==> flow/design.v <==
module sort_reg #(parameter DATA_WIDTH =8)(
    input logic clk,
    input logic rst,
    input logic clr,
    input logic GT_in,
    input logic [DATA_WIDTH-1:0] data_in,
    input logic [DATA_WIDTH-1:0] prev_data,
    input logic data_rdy,
    output logic [DATA_WIDTH-1:0] data_out,
    output logic GT
);
logic [DATA_WIDTH-1:0] data_out_d;
logic [DATA_WIDTH-1:0] data_out_q;
assign GT = (data_in >data_out_q);
assign data_out = data_out_q;
always_ff@(posedge clk or posedge rst)begin
    if(rst)begin
        data_out_q <= 'b0;
    end else if(clr) begin
        data_out_q <= 'b0;
    end else begin
        data_out_q <= data_out_d;
    end
end
always_comb begin
    if(data_rdy) begin
        if(GT && GT_in)begin
            data_out_d = prev_data;
        end else if(GT && !GT_in) begin
            data_out_d = data_in;
        end else begin
            data_out_d = data_out_q;
        end
    end else begin
        data_out_d = data_out_q;
    end
end
endmodule
module median_calc #(parameter POPSIZE = 100,DATA_WIDTH = 8)(
    input logic clk,
    input logic rst,
    input logic [DATA_WIDTH-1:0] data_in,
    input logic data_rdy,
    output [DATA_WIDTH-1:0] median,
    output data_vld
);
logic [DATA_WIDTH-1:0] data_out_array[POPSIZE:0];
logic GT_array[POPSIZE:0];
logic [$clog2(POPSIZE):0] counter_d;
logic [$clog2(POPSIZE):0] counter_q;
logic [DATA_WIDTH-1:0] median_d;
logic [DATA_WIDTH-1:0] median_q;
logic data_vld_q;
logic data_vld_d;
logic reg_rst;
logic [DATA_WIDTH-1:0] data_in_d;
logic [DATA_WIDTH-1:0] data_in_q;
logic data_rdy_d;
logic data_rdy_q;
logic reg_rst_d;
logic reg_rst_q;
assign reg_rst = reg_rst_q;
assign data_rdy_d = data_rdy;
assign data_in_d = data_in;
assign GT_array[POPSIZE] = 0;
assign data_vld = data_vld_q;
assign median = median_q;
genvar i;
generate
  for (i = 0; i < POPSIZE; i++) begin : instance_gen
    if (i == 0) begin
      sort_reg #(
        .DATA_WIDTH(DATA_WIDTH)
      ) instance_0 (
        .clk(clk),
        .rst(rst),
        .clr(reg_rst),
        .GT_in(1'b0),
        .data_in(data_in),
        .prev_data('b0),
        .data_out(data_out_array[0]),
        .GT(GT_array[0]),
        .data_rdy(data_rdy)
      );
    end else begin
      sort_reg #(
        .DATA_WIDTH(DATA_WIDTH)
      ) instance_i (
        .clk(clk),
        .rst(rst),
        .clr(reg_rst),
        .GT_in(GT_array[i-1]),  
        .data_in(data_in),
        .prev_data(data_out_array[i-1]),  
        .data_out(data_out_array[i]),
        .GT(GT_array[i]),
        .data_rdy(data_rdy)
      );
    end
  end
endgenerate
always_ff@(posedge clk or posedge rst)begin
    if(rst)begin
        counter_q <= 'b0;
        median_q <= 'b0;
        data_vld_q <= 'b0;
        data_in_q <= 'b0;
        data_rdy_q <='b0;
        reg_rst_q <= 'b0;
    end else begin
        data_in_q <=data_in_d;
        data_rdy_q <=data_rdy_d;
        counter_q <= counter_d;
        median_q <= median_d;
        data_vld_q <= data_vld_d;
        reg_rst_q <= reg_rst_d;
    end
end
always_comb begin
    reg_rst_d = 'b0;
        data_vld_d = 'b0;
        counter_d = counter_q;
        median_d = median_q;
        if (counter_q == POPSIZE) begin
            median_d = (POPSIZE % 2 == 0) ? data_out_array[POPSIZE/2 - 1] : data_out_array[POPSIZE/2];
            reg_rst_d = 'b1;
            data_vld_d = 'b1;
            counter_d = 'b0;
        end else if(counter_q == 0) begin
            reg_rst_d ='b0;
        end
        if (data_rdy) begin
            counter_d = counter_q + 1;
        end
    end
endmodule
From RTL to reports: median_calc

What the tools print for median_calc, step after step.
Line numbers count from 1 in the design file above.
Operators carry their Yosys type and port widths (W data, S select, Z words).
Cell names lack the library's common part.
A cell with -- has no value.

Top module: median_calc
Clock: clk
Cell library: sky130hd
Timing corner: tt_025C_1v80

Elaborated design

Yosys after proc, flatten, opt, wreduce and memory -nomap, before mapping. Print and check cells are not counted. Equal cells are merged and count once.

Cells after elaboration: 556
Bits of input ports: 11
Output and inout port bits: 9
Flip-flop bits (word level): 417

Reduce/logical cells: 249
Eq/ne operators: 1
$add $sub $neg: 1
Mux-type cells: 202
Magnitude comparators: 50

Operator list:

| operator              | count |
| $mux W8               | 201 |
| $gt A8 B8 Y1          | 50 |
| $reduce_bool A3 Y1    | 49 |
| $reduce_and A2 Y1     | 50 |
| $logic_and A1 B1 Y1   | 98 |
| $logic_not A1 Y1      | 49 |
| $add A8 B1 Y8 const B | 1 |
| $eq A8 B7 Y1 const B  | 1 |
| $reduce_bool A2 Y1    | 3 |
| $mux W1               | 1 |

Logic depth

Longest topological path by Yosys (ltp), each cell counted once; first at word level (registers and memories cut), then after technology mapping (sequential cells cut; the memories' decode and read muxes count).

Depth after elaboration: 7
ABC_AREA: 0
Depth in mapped cells: 12
Depth with buffers taken out: 8

Synthesis result

The flow's flattened synthesis, as Yosys stat reports it; memories are mapped. The netlist is that of the ABC_AREA named above (0 if unset); the other value can give another one.
Totals and module areas in this step are rounded.

Buffer cells: 202
Area of sequential cells: 10,400 um^2
Cell area after synthesis: 30,300 um^2
Cells in the netlist: 3,070
Mapped flip-flops: 417

Cells by type:

| cell      | count | area in all (um^2) |
| dfrtp_1   | 417   | 1.04E+04 |
| ha_1      | 402   | 5.03E+03 |
| mux2i_1   | 200   | 2,001.92 |
| o2bb2ai_1 | 192   | 1.68E+03 |
| o221ai_1  | 184   | 1.61E+03 |
| inv_1     | 380   | 1.43E+03 |
| nand4b_1  | 160   | 1.4E+03 |
| nand3_1   | 210   | 1.05E+03 |
| nand4_1   | 141   | 882.096 |
| a21oi_1   | 163   | 815.782 |
| o211ai_1  | 57    | 427.91 |
| buf_2     | 81    | 405.389 |
| a21oi_4   | 24    | 390.374 |
| nor2b_1   | 49    | 306.544 |
| nand2_1   | 74    | 277.766 |
| clkbuf_1  | 67    | 251.491 |
| o32a_1    | 24    | 240.23 |
| a21o_1    | 29    | 217.709 |

Other cell types: 33; their cells: 216.
The figures by module come from a second, unflattened synthesis with its own total; it is not the netlist above.

Cell total of the unflattened synthesis: 3,561
Area total of the unflattened synthesis: 36,000 um^2

Rows give one instance, submodules left out.

Modules:

| module                  | sequential area (um^2) | area (um^2) | cells | times used |
| sort_reg (DATA_WIDTH=8) | 200                    | 706         | 70    | 50 |
| median_calc             | 425                    | 757         | 61    | 1 |

Path before layout

Source: OpenSTA report_checks on the synthesized netlist (no wires, ideal clock, input and output delay 20% of the period each), path of least setup slack; recovery checks are left aside. Register names are those of the netlist, which keeps one name where synthesis merged equal registers.

Path type: input to register
From: input data_in[0]
To: register instance_gen[0].genblk1.instance_0.data_out_q[0]
Path buffers: 4
Required time: 3,379 ps
Time at the first pin: 700 ps
Stages: 12
Library setup time: 121 ps
Input delay: 700 ps
Setup slack: -21 ps
Delay of the path: 2,821 ps
Arrival time: 3,400 ps
Clock period: 3,500 ps
Synthesis period reached: 3,521 ps

"delay of the path" is the arrival time less input delay plus setup time.
"stages" counts driving pins, that of a launching flip-flop among them; a cell with two outputs on the path counts twice.
"synthesis period reached" = period - worst setup slack (recovery checks aside). The figure is calculated, with input and output delays left at 20% of the set period.
Between the ends stands the longest chain of elaborated cells between them, by number of cells; it is not shown to be the way that was timed. Of several equally long chains one is given.
A line is the first line of the expression or statement that the cell stems from. Yosys adds cells for indexed reads and writes and turns some case tables into memories.
At most two assigning lines are given for a register; there are more.

Cells stage by stage: clkbuf_1 clkbuf_1 inv_1 ha_1 nor2b_4 o211ai_2 a21oi_1 o32a_1 buf_6 and2_4 buf_6 a22o_1
Cells in the longest elaborated chain: 4
Elaborated cells between the ends (all ways): 6
Source lines of those cells: 4
Those cells by class: compare: 1; mux: 3; reduce/logical: 2

RTL lines, path after synthesis:

| element            | RTL line | text |
| start: declaration | 42       | `input logic [DATA_WIDTH-1:0] data_in,` |
| $gt A8 B8 Y1       | 14       | `assign GT = (data_in >data_out_q);` |
| $mux W8            | 29       | `end else if(GT && !GT_in) begin` |
| $mux W8            | 26       | `if(data_rdy) begin` |
| $mux W8            | 19       | `end else if(clr) begin` |
| end: assignment    | 18       | `data_out_q <= 'b0;` |
| end: assignment    | 22       | `data_out_q <= data_out_d;` |
| end: declaration   | 13       | `logic [DATA_WIDTH-1:0] data_out_q;` |

Path in the finished layout

Path of least setup slack in the final report of stored run 2 (OpenROAD, finished layout, wires in). Where an end is a register, its clock arrival counts in the times.
The report prints the path's times to 10 ps; the period is as set.

Path type: register to output
From: register data_vld_q
To: output data_vld
Setup slack: 450 ps
Clock period: 2,990 ps
Stages: 2
Output delay: 600 ps
Path buffers: 1
Time at the first pin: 600 ps
Required time: 2,390 ps
Arrival time: 1,950 ps

Cells stage by stage: dfrtp_4 clkdlybuf4s50_1
Cells in the longest elaborated chain: 0
Elaborated cells between the ends (all ways): 0
Source lines of those cells: 0

RTL lines, path post-layout:

| element            | RTL line | text |
| start: declaration | 53       | `logic data_vld_q;` |
| start: assignment  | 106      | `data_vld_q <= 'b0;` |
| start: assignment  | 115      | `data_vld_q <= data_vld_d;` |
| end: declaration   | 45       | `output data_vld` |

Ticket comment

median_calc through Yosys and OpenROAD on sky130hd: 3 stored runs, unordered, with their settings and measured results. The constraints put input and output delay at 20% of the set period each and load the outputs with 0.01 pF.
"period achieved" is the run's clock period less its worst setup slack. It is reckoned from that one timing run; input and output delays stay at 20% of the period that was set.
Measured values are rounded.

## Stored run 1

==> flow/run.sh <==
#!/bin/bash
# the make line also repeats the synthesis and layout settings of config.mk as NAME=value (left out here)
make -C /OpenROAD-flow-scripts/flow DESIGN_CONFIG=/design/flow/config.mk WORK_HOME=/design/flow/orfs CLKGATE_MAP_FILE= finish
==> flow/config.mk <==
export PLATFORM = sky130hd
export DESIGN_NAME = median_calc
export DESIGN_NICKNAME = median_calc
export VERILOG_FILES = /design/flow/design.v
export SDC_FILE = /design/flow/constraint.sdc
export NUM_CORES = 4
export LEC_CHECK = 0
export CAP_MARGIN = 20
export CELL_PAD_IN_SITES_GLOBAL_PLACEMENT = 3
export CORE_MARGIN = 2
export CORE_UTILIZATION = 65
export PLACE_DENSITY_LB_ADDON = 0.15
export SETUP_SLACK_MARGIN = 0.18
export SLEW_MARGIN = 20
export TNS_END_PERCENT = 30
==> flow/constraint.sdc <==
create_clock -name core_clock -period 1.94 [get_ports {clk}]
set_input_delay 0.3880 -clock core_clock [delete_from_list [all_inputs] [get_ports {clk}]]
set_output_delay 0.3880 -clock core_clock [all_outputs]
set_load 0.01 [all_outputs]

Stored run 1: did not finish, placement stopped with FLW-0024

## Stored run 2

==> flow/run.sh <==
#!/bin/bash
# the make line also repeats the synthesis and layout settings of config.mk as NAME=value (left out here)
make -C /OpenROAD-flow-scripts/flow DESIGN_CONFIG=/design/flow/config.mk WORK_HOME=/design/flow/orfs CLKGATE_MAP_FILE= finish
==> flow/config.mk <==
export PLATFORM = sky130hd
export DESIGN_NAME = median_calc
export DESIGN_NICKNAME = median_calc
export VERILOG_FILES = /design/flow/design.v
export SDC_FILE = /design/flow/constraint.sdc
export NUM_CORES = 4
export LEC_CHECK = 0
export CAP_MARGIN = 20
export CORE_MARGIN = 2
export CORE_UTILIZATION = 40
export PLACE_DENSITY = 0.6
export SLEW_MARGIN = 20
==> flow/constraint.sdc <==
create_clock -name core_clock -period 2.99 [get_ports {clk}]
set_input_delay 0.5980 -clock core_clock [delete_from_list [all_inputs] [get_ports {clk}]]
set_output_delay 0.5980 -clock core_clock [all_outputs]
set_load 0.01 [all_outputs]

| result of stored run 2 | value |
|---|---|
| period achieved | 2,545 ps |
| worst setup slack after layout | 445 ps |
| synthesis area | 30,300 um^2 |
| die footprint | 77,900 um^2 |
| total negative setup slack | 0 ps |
| utilization after layout | 0.466 |

## Stored run 3

==> flow/run.sh <==
#!/bin/bash
# the make line also repeats the synthesis and layout settings of config.mk as NAME=value (left out here)
make -C /OpenROAD-flow-scripts/flow DESIGN_CONFIG=/design/flow/config.mk WORK_HOME=/design/flow/orfs CLKGATE_MAP_FILE= finish
==> flow/config.mk <==
export PLATFORM = sky130hd
export DESIGN_NAME = median_calc
export DESIGN_NICKNAME = median_calc
export VERILOG_FILES = /design/flow/design.v
export SDC_FILE = /design/flow/constraint.sdc
export NUM_CORES = 4
export LEC_CHECK = 0
export CAP_MARGIN = 20
export CORE_MARGIN = 2
export CORE_UTILIZATION = 55
export PLACE_DENSITY = 0.6
export SLEW_MARGIN = 20
==> flow/constraint.sdc <==
create_clock -name core_clock -period 2.86 [get_ports {clk}]
set_input_delay 0.5720 -clock core_clock [delete_from_list [all_inputs] [get_ports {clk}]]
set_output_delay 0.5720 -clock core_clock [all_outputs]
set_load 0.01 [all_outputs]

| result of stored run 3 | value |
|---|---|
| period achieved | 2,311 ps |
| worst setup slack after layout | 549 ps |
| synthesis area | 30,300 um^2 |
| die footprint | 57,000 um^2 |
| total negative setup slack | 0 ps |
| utilization after layout | 0.638 |
